==> flow/design.v <==
module CRC(
input           clk,         
input           rst_n,       
input  [23:0]   Din,         
input           valid,       
input  [15:0]   size,        
output [14:0]   checksum,    
output          done         
);
reg [5:0] shift_count;       
reg [5:0] limit;             
wire [1:0] extra;            
wire [4:0] offset;           
wire finish;                 
reg [15:0] crc;                                    
localparam [15:0] polynomial = 16'b1100010110011001;      
reg CS, NS;
parameter IDLE = 1'b0, FIND = 1'b1;
always @(posedge clk or negedge rst_n)
begin
 if(~rst_n)
  CS <= IDLE;
 else CS <= NS;
end
always @(posedge clk)
begin
 case(CS)
  IDLE:
  begin
   crc <= (valid) ? (Din >> offset) : 16'hffff;             
   shift_count <= 0;
  end
  FIND:
  begin
  if(crc[15] == 1'b0)                                              
  begin                                                            
   if(shift_count < offset)                                        
    crc <= {crc[14:0],Din[offset - (shift_count + 6'd1)]};            
   else crc <= crc << 1;
   shift_count <= shift_count + 6'd1;
  end
  else crc <= crc ^ polynomial;                                    
  end
 endcase
end
always @(*)
begin
 limit = 6'd15 + offset;
 case(CS)
  IDLE:
  begin
   if(valid)
    NS = FIND;
   else NS = IDLE;
  end
  FIND:
  begin
   if(finish)
    NS = IDLE;
   else NS = FIND;
  end
  default: NS = IDLE;
 endcase
end
assign extra = size[2:0] - 3'd2;
assign offset = {extra, 3'b000};
assign finish = ((shift_count == limit) && (crc[15] == 1'b0)) ? 1'b1 : 1'b0;
assign done = (CS == FIND) && finish;
assign checksum = crc[14:0];
endmodule
---- Tool chain data of CRC ----
Tool output for the design above, in the order of the flow.
Lines are those of the file above, counted from 1.
Library cell names are shortened.
A cell with -- has no value.
set-up
  top module .............................. CRC
  clock port .............................. clk
  standard-cell library ................... sky130hd
  corner .................................. tt_025C_1v80

---- Word-level counts ----
Source: Yosys, flattened and elaborated, memories not mapped. Widths are those after wreduce. Registers that Yosys merges into a memory's read port (data or address) are not register bits. Print and check cells do not count. Equal cells are merged and count once.
storage and ports
  bits of input ports ..................... 43
  output and inout bits ................... 16
  register bits ........................... 23
  word-level cells ........................ 28
cells by class
  shift operators ......................... 2
  add/subtract/negate cells ............... 4
  order comparisons ....................... 1
  muxes and demuxes ....................... 10
  bitwise logic cells ..................... 3
  reduce/logical cells .................... 2
  eq/ne operators ......................... 2
operator list
  cell                                   number
  case mux 16 bit (select 2 bit)         1
  2-to-1 mux 16 bit                      2
  right shift 24 x 5 -> 16 bit           1
  variable part select 24 x 6 -> 1 bit   1
  case mux 6 bit (select 2 bit)          1
  inverter 8 bit                         1
  adder 4 x 5 -> 6 bit with constant A   1
  subtractor 5 x 6 -> 6 bit              1
  adder 6 x 1 -> 6 bit with constant B   1
  < comparator 6 x 5 -> 1 bit            1
  equality test 6 bit                    1
  2-to-1 mux 6 bit                       1
  2-to-1 mux 1 bit                       4
  logical AND 1 bit                      2
  inverter 1 bit                         2
  subtractor 2 bit with constant B       1
  inequality test 2 bit with constant B  1
  case mux 1 bit (select 2 bit)          1

---- Longest topological paths ----
Depth = most cells in a row (Yosys ltp): at word level without a register or memory, in the mapped netlist without a sequential cell, where the memories' decode and read muxes count.
depth
  word-level depth ........................ 7
  ABC_AREA ................................ 0
  depth in mapped cells ................... 9
  gate-level depth less buffers ........... 8

---- After synthesis ----
Source: synth_stat.txt of the flow (Yosys; design flattened, memories mapped). It holds for the ABC_AREA given above (unset counts as 0); a run with the other value may have another netlist.
cells by type
  type      number  total area (um^2)
  edfxtp_1  14      420.403
  dfxtp_1   8       160.154
  mux2i_1   14      140.134
  buf_4     15      112.608
  mux4_2    5       112.608
  a21oi_1   13      65.062
  nand2_1   17      63.811
  ha_1      5       62.56
  a311oi_1  7       61.309
  nor2_1    12      45.043
  o21ai_0   9       45.043
  nor2b_1   6       37.536
  o21a_1    5       37.536
  nand3_1   7       35.034
  xnor2_1   4       35.034
  xor2_1    4       35.034
  mux2_2    3       33.782
  clkbuf_1  8       30.029
Other cell types: 22; their cells: 37.
synthesis totals
  area of sequential cells ................ 605.6 um^2
  buffer cells ............................ 29
  mapped cells ............................ 193
  mapped flip-flops ....................... 23
  synthesis area .......................... 1813.0 um^2

---- Worst setup path after synthesis ----
Source: OpenSTA report_checks on the synthesized netlist (no wires, ideal clock, input and output delay 20% of the period each), path of least setup slack; recovery checks are left aside. Register names are those of the netlist, which keeps one name where synthesis merged equal registers.
timing after synthesis
  path kind ............................... input to output
  start point ............................. input size[1]
  end point ............................... output done
  period .................................. 5.5 ns
  input delay ............................. 1.100 ns
  slack ................................... 2.091 ns
  output delay ............................ 1.100 ns
  launch time at the first pin ............ 1.100 ns
  path buffers ............................ 1
  data required time ...................... 4.400 ns
  driving pins on the path ................ 5
  arrival ................................. 2.309 ns
  delay of the path ....................... 1.209 ns
  synthesis period reached ................ 3.409 ns
"delay of the path" = arrival - input delay + setup time.
A path that ends at an output port has no setup time.
"driving pins on the path" counts driving pins, that of a launching flip-flop among them; a cell with two outputs on the path counts twice.
"synthesis period reached" = period - worst setup slack (recovery checks aside). The figure is calculated, with input and output delays left at 20% of the set period.
The rows between start and end are the longest chain of elaborated cells between them; the timing report does not say that the signal goes this way. Where chains are equally long, one stands for them.
Each line given opens the expression or statement behind the cell; cells for indexed reads and writes are added by Yosys, which also makes memories of some case tables.
between the ends, after synthesis
  cells stage by stage .................... buf_2 -> inv_2 -> ha_1 -> xor2_1 -> nor4_1
  cells in the longest elaborated chain ... 6
  elaborated cells on any way between the ends .. 6
  source lines of those cells ............. 4
  classes of those cells .................. 2 x add/sub; 1 x eq/ne; 1 x mux; 2 x reduce/logical
RTL lines, path after synthesis
  what                  RTL line  RTL
  start: declaration    6         input  [15:0]   size,
  subtractor 2 bit      65        assign extra = size[2:0] - 3'd2;
  adder 4 x 5 -> 6 bit  48        limit = 6'd15 + offset;
  equality test 6 bit   67        assign finish = ((shift_count == limit) && (crc[15] == 1'b0)) ? 1'b1 : 1'b0;
  logical AND 1 bit     67
  2-to-1 mux 1 bit      67
  logical AND 1 bit     68        assign done = (CS == FIND) && finish;
  end: declaration      8         output          done

---- Timing after layout ----
From the final timing report of flow run A: the path of least setup slack in the routed layout; clock arrival at registers is part of the times.
timing post-layout
  path kind ............................... input to output
  start point ............................. input size[0]
  end point ............................... output done
  input delay ............................. 1.10 ns
  path buffers ............................ 3
  driving pins on the path ................ 6
  period .................................. 5.5 ns
  launch time at the first pin ............ 1.10 ns
  output delay ............................ 1.10 ns
  data required time ...................... 4.40 ns
  slack ................................... 1.04 ns
  arrival ................................. 3.36 ns
The rows between start and end are the longest chain of elaborated cells between them; the timing report does not say that the signal goes this way. Where chains are equally long, one stands for them.
between the ends, post-layout
  cells stage by stage .................... clkdlybuf4s50_1 -> buf_4 -> ha_1 -> xor2_1 -> nor4_1 -> clkdlybuf4s50_1
  cells in the longest elaborated chain ... 6
  elaborated cells on any way between the ends .. 6
  source lines of those cells ............. 4
  classes of those cells .................. 2 x add/sub; 1 x eq/ne; 1 x mux; 2 x reduce/logical
RTL lines, path post-layout
  what                  RTL line  RTL
  start: declaration    6         input  [15:0]   size,
  subtractor 2 bit      65        assign extra = size[2:0] - 3'd2;
  adder 4 x 5 -> 6 bit  48        limit = 6'd15 + offset;
  equality test 6 bit   67        assign finish = ((shift_count == limit) && (crc[15] == 1'b0)) ? 1'b1 : 1'b0;
  logical AND 1 bit     67
  2-to-1 mux 1 bit      67
  logical AND 1 bit     68        assign done = (CS == FIND) && finish;
  end: declaration      8         output          done

Subject: flow runs of CRC

Hi,

Below are 4 stored runs of the flow (Yosys, OpenROAD; platform sky130hd) on CRC, each with its settings and what was measured, unordered. Constraints: input delay and output delay 20% of the set period each, output load 0.01 pF.
"achieved clock period (ns)" = clock period - worst setup slack. The figure is calculated, with input and output delays left at 20% of the set period.
"worst setup path time (ns)": the worst setup path's part of the clock period (all of it between registers, 20% less for each end at a port) less its slack. A launch clock that arrives late makes it longer, a capture clock that arrives late makes it shorter.

Flow files of flow run A
==> flow/run.sh <==
#!/bin/bash
# the make line also repeats the synthesis and layout settings of config.mk as NAME=value (left out here)
make -C /OpenROAD-flow-scripts/flow DESIGN_CONFIG=/design/flow/config.mk WORK_HOME=/design/flow/orfs CLKGATE_MAP_FILE= finish
==> flow/config.mk <==
export PLATFORM = sky130hd
export DESIGN_NAME = CRC
export DESIGN_NICKNAME = CRC
export VERILOG_FILES = /design/flow/design.v
export SDC_FILE = /design/flow/constraint.sdc
export NUM_CORES = 4
export LEC_CHECK = 0
export CAP_MARGIN = 10
export CELL_PAD_IN_SITES_GLOBAL_PLACEMENT = 0
export CORE_ASPECT_RATIO = 1.82
export CORE_MARGIN = 7
export CORE_UTILIZATION = 40
export CTS_CLUSTER_DIAMETER = 239
export CTS_CLUSTER_SIZE = 47
export GPL_ROUTABILITY_DRIVEN = 0
export GPL_TIMING_DRIVEN = 1
export MAX_ROUTING_LAYER = met4
export MIN_ROUTING_LAYER = met2
export PLACE_DENSITY_LB_ADDON = 0.27
export SLEW_MARGIN = 20
==> flow/constraint.sdc <==
create_clock -name core_clock -period 5.5 [get_ports {clk}]
set_input_delay 1.1000 -clock core_clock [delete_from_list [all_inputs] [get_ports {clk}]]
set_output_delay 1.1000 -clock core_clock [all_outputs]
set_load 0.01 [all_outputs]

report of flow run A
yosys chip area after synthesis (um^2): 1813.0
finish__design__die__area: 6698.8
finish__design__instance__area__stdcell: 2209.6
finish__timing__setup__ws: 1.035
finish__timing__setup__tns: 0.000
finish__timing__hold__ws: 0.504
achieved clock period (ns): 4.465
worst setup path time (ns): 2.26
worst setup path kind: input to output

Flow files of flow run B
==> flow/run.sh <==
#!/bin/bash
# the make line also repeats the synthesis and layout settings of config.mk as NAME=value (left out here)
make -C /OpenROAD-flow-scripts/flow DESIGN_CONFIG=/design/flow/config.mk WORK_HOME=/design/flow/orfs CLKGATE_MAP_FILE= finish
==> flow/config.mk <==
export PLATFORM = sky130hd
export DESIGN_NAME = CRC
export DESIGN_NICKNAME = CRC
export VERILOG_FILES = /design/flow/design.v
export SDC_FILE = /design/flow/constraint.sdc
export NUM_CORES = 4
export LEC_CHECK = 0
export CAP_MARGIN = 20
export CELL_PAD_IN_SITES_DETAIL_PLACEMENT = 1
export CELL_PAD_IN_SITES_GLOBAL_PLACEMENT = 2
export CORE_ASPECT_RATIO = 0.72
export CORE_MARGIN = 8
export CORE_UTILIZATION = 26
export CTS_CLUSTER_SIZE = 93
export GPL_TIMING_DRIVEN = 1
export MIN_ROUTING_LAYER = met1
export SETUP_SLACK_MARGIN = 0.3
export SLEW_MARGIN = 20
==> flow/constraint.sdc <==
create_clock -name core_clock -period 3.59 [get_ports {clk}]
set_input_delay 0.7180 -clock core_clock [delete_from_list [all_inputs] [get_ports {clk}]]
set_output_delay 0.7180 -clock core_clock [all_outputs]
set_load 0.01 [all_outputs]

report of flow run B
yosys chip area after synthesis (um^2): 1813.0
finish__design__die__area: 9937.1
finish__design__instance__area__stdcell: 2287.2
finish__timing__setup__ws: 0.534
finish__timing__setup__tns: 0.000
finish__timing__hold__ws: 0.517
achieved clock period (ns): 3.056
worst setup path time (ns): 1.62
worst setup path kind: input to output

Flow files of flow run C
==> flow/run.sh <==
#!/bin/bash
# the make line also repeats the synthesis and layout settings of config.mk as NAME=value (left out here)
make -C /OpenROAD-flow-scripts/flow DESIGN_CONFIG=/design/flow/config.mk WORK_HOME=/design/flow/orfs CLKGATE_MAP_FILE= finish
==> flow/config.mk <==
export PLATFORM = sky130hd
export DESIGN_NAME = CRC
export DESIGN_NICKNAME = CRC
export VERILOG_FILES = /design/flow/design.v
export SDC_FILE = /design/flow/constraint.sdc
export NUM_CORES = 4
export LEC_CHECK = 0
export CAP_MARGIN = 20
export CORE_ASPECT_RATIO = 0.97
export CORE_MARGIN = 2
export CORE_UTILIZATION = 26
export CTS_CLUSTER_DIAMETER = 289
export GPL_ROUTABILITY_DRIVEN = 1
export GPL_TIMING_DRIVEN = 0
export MAX_ROUTING_LAYER = met4
export SETUP_SLACK_MARGIN = 0.62
export SLEW_MARGIN = 20
export TNS_END_PERCENT = 40
==> flow/constraint.sdc <==
create_clock -name core_clock -period 7.08 [get_ports {clk}]
set_input_delay 1.4160 -clock core_clock [delete_from_list [all_inputs] [get_ports {clk}]]
set_output_delay 1.4160 -clock core_clock [all_outputs]
set_load 0.01 [all_outputs]

report of flow run C
yosys chip area after synthesis (um^2): 1813.0
finish__design__die__area: 7656.8
finish__design__instance__area__stdcell: 2416.1
finish__timing__setup__ws: 1.718
finish__timing__setup__tns: 0.000
finish__timing__hold__ws: 0.501
achieved clock period (ns): 5.362
worst setup path time (ns): 2.53
worst setup path kind: input to output

Flow files of flow run D
==> flow/run.sh <==
#!/bin/bash
# the make line also repeats the synthesis and layout settings of config.mk as NAME=value (left out here)
make -C /OpenROAD-flow-scripts/flow DESIGN_CONFIG=/design/flow/config.mk WORK_HOME=/design/flow/orfs CLKGATE_MAP_FILE= finish
==> flow/config.mk <==
export PLATFORM = sky130hd
export DESIGN_NAME = CRC
export DESIGN_NICKNAME = CRC
export VERILOG_FILES = /design/flow/design.v
export SDC_FILE = /design/flow/constraint.sdc
export NUM_CORES = 4
export LEC_CHECK = 0
export CAP_MARGIN = 10
export CELL_PAD_IN_SITES_GLOBAL_PLACEMENT = 2
export CORE_MARGIN = 7
export CORE_UTILIZATION = 40
export CTS_CLUSTER_SIZE = 47
export GPL_ROUTABILITY_DRIVEN = 0
export GPL_TIMING_DRIVEN = 1
export HOLD_SLACK_MARGIN = 0.2
export PLACE_DENSITY = 0.39
export SLEW_MARGIN = 0
==> flow/constraint.sdc <==
create_clock -name core_clock -period 5.5 [get_ports {clk}]
set_input_delay 1.1000 -clock core_clock [delete_from_list [all_inputs] [get_ports {clk}]]
set_output_delay 1.1000 -clock core_clock [all_outputs]
set_load 0.01 [all_outputs]

report of flow run D
yosys chip area after synthesis (um^2): 1813.0
finish__design__die__area: 6613.8
finish__design__instance__area__stdcell: 2200.9
finish__timing__setup__ws: 1.060
finish__timing__setup__tns: 0.000
finish__timing__hold__ws: 0.484
achieved clock period (ns): 4.440
worst setup path time (ns): 2.24
worst setup path kind: input to output

Regards
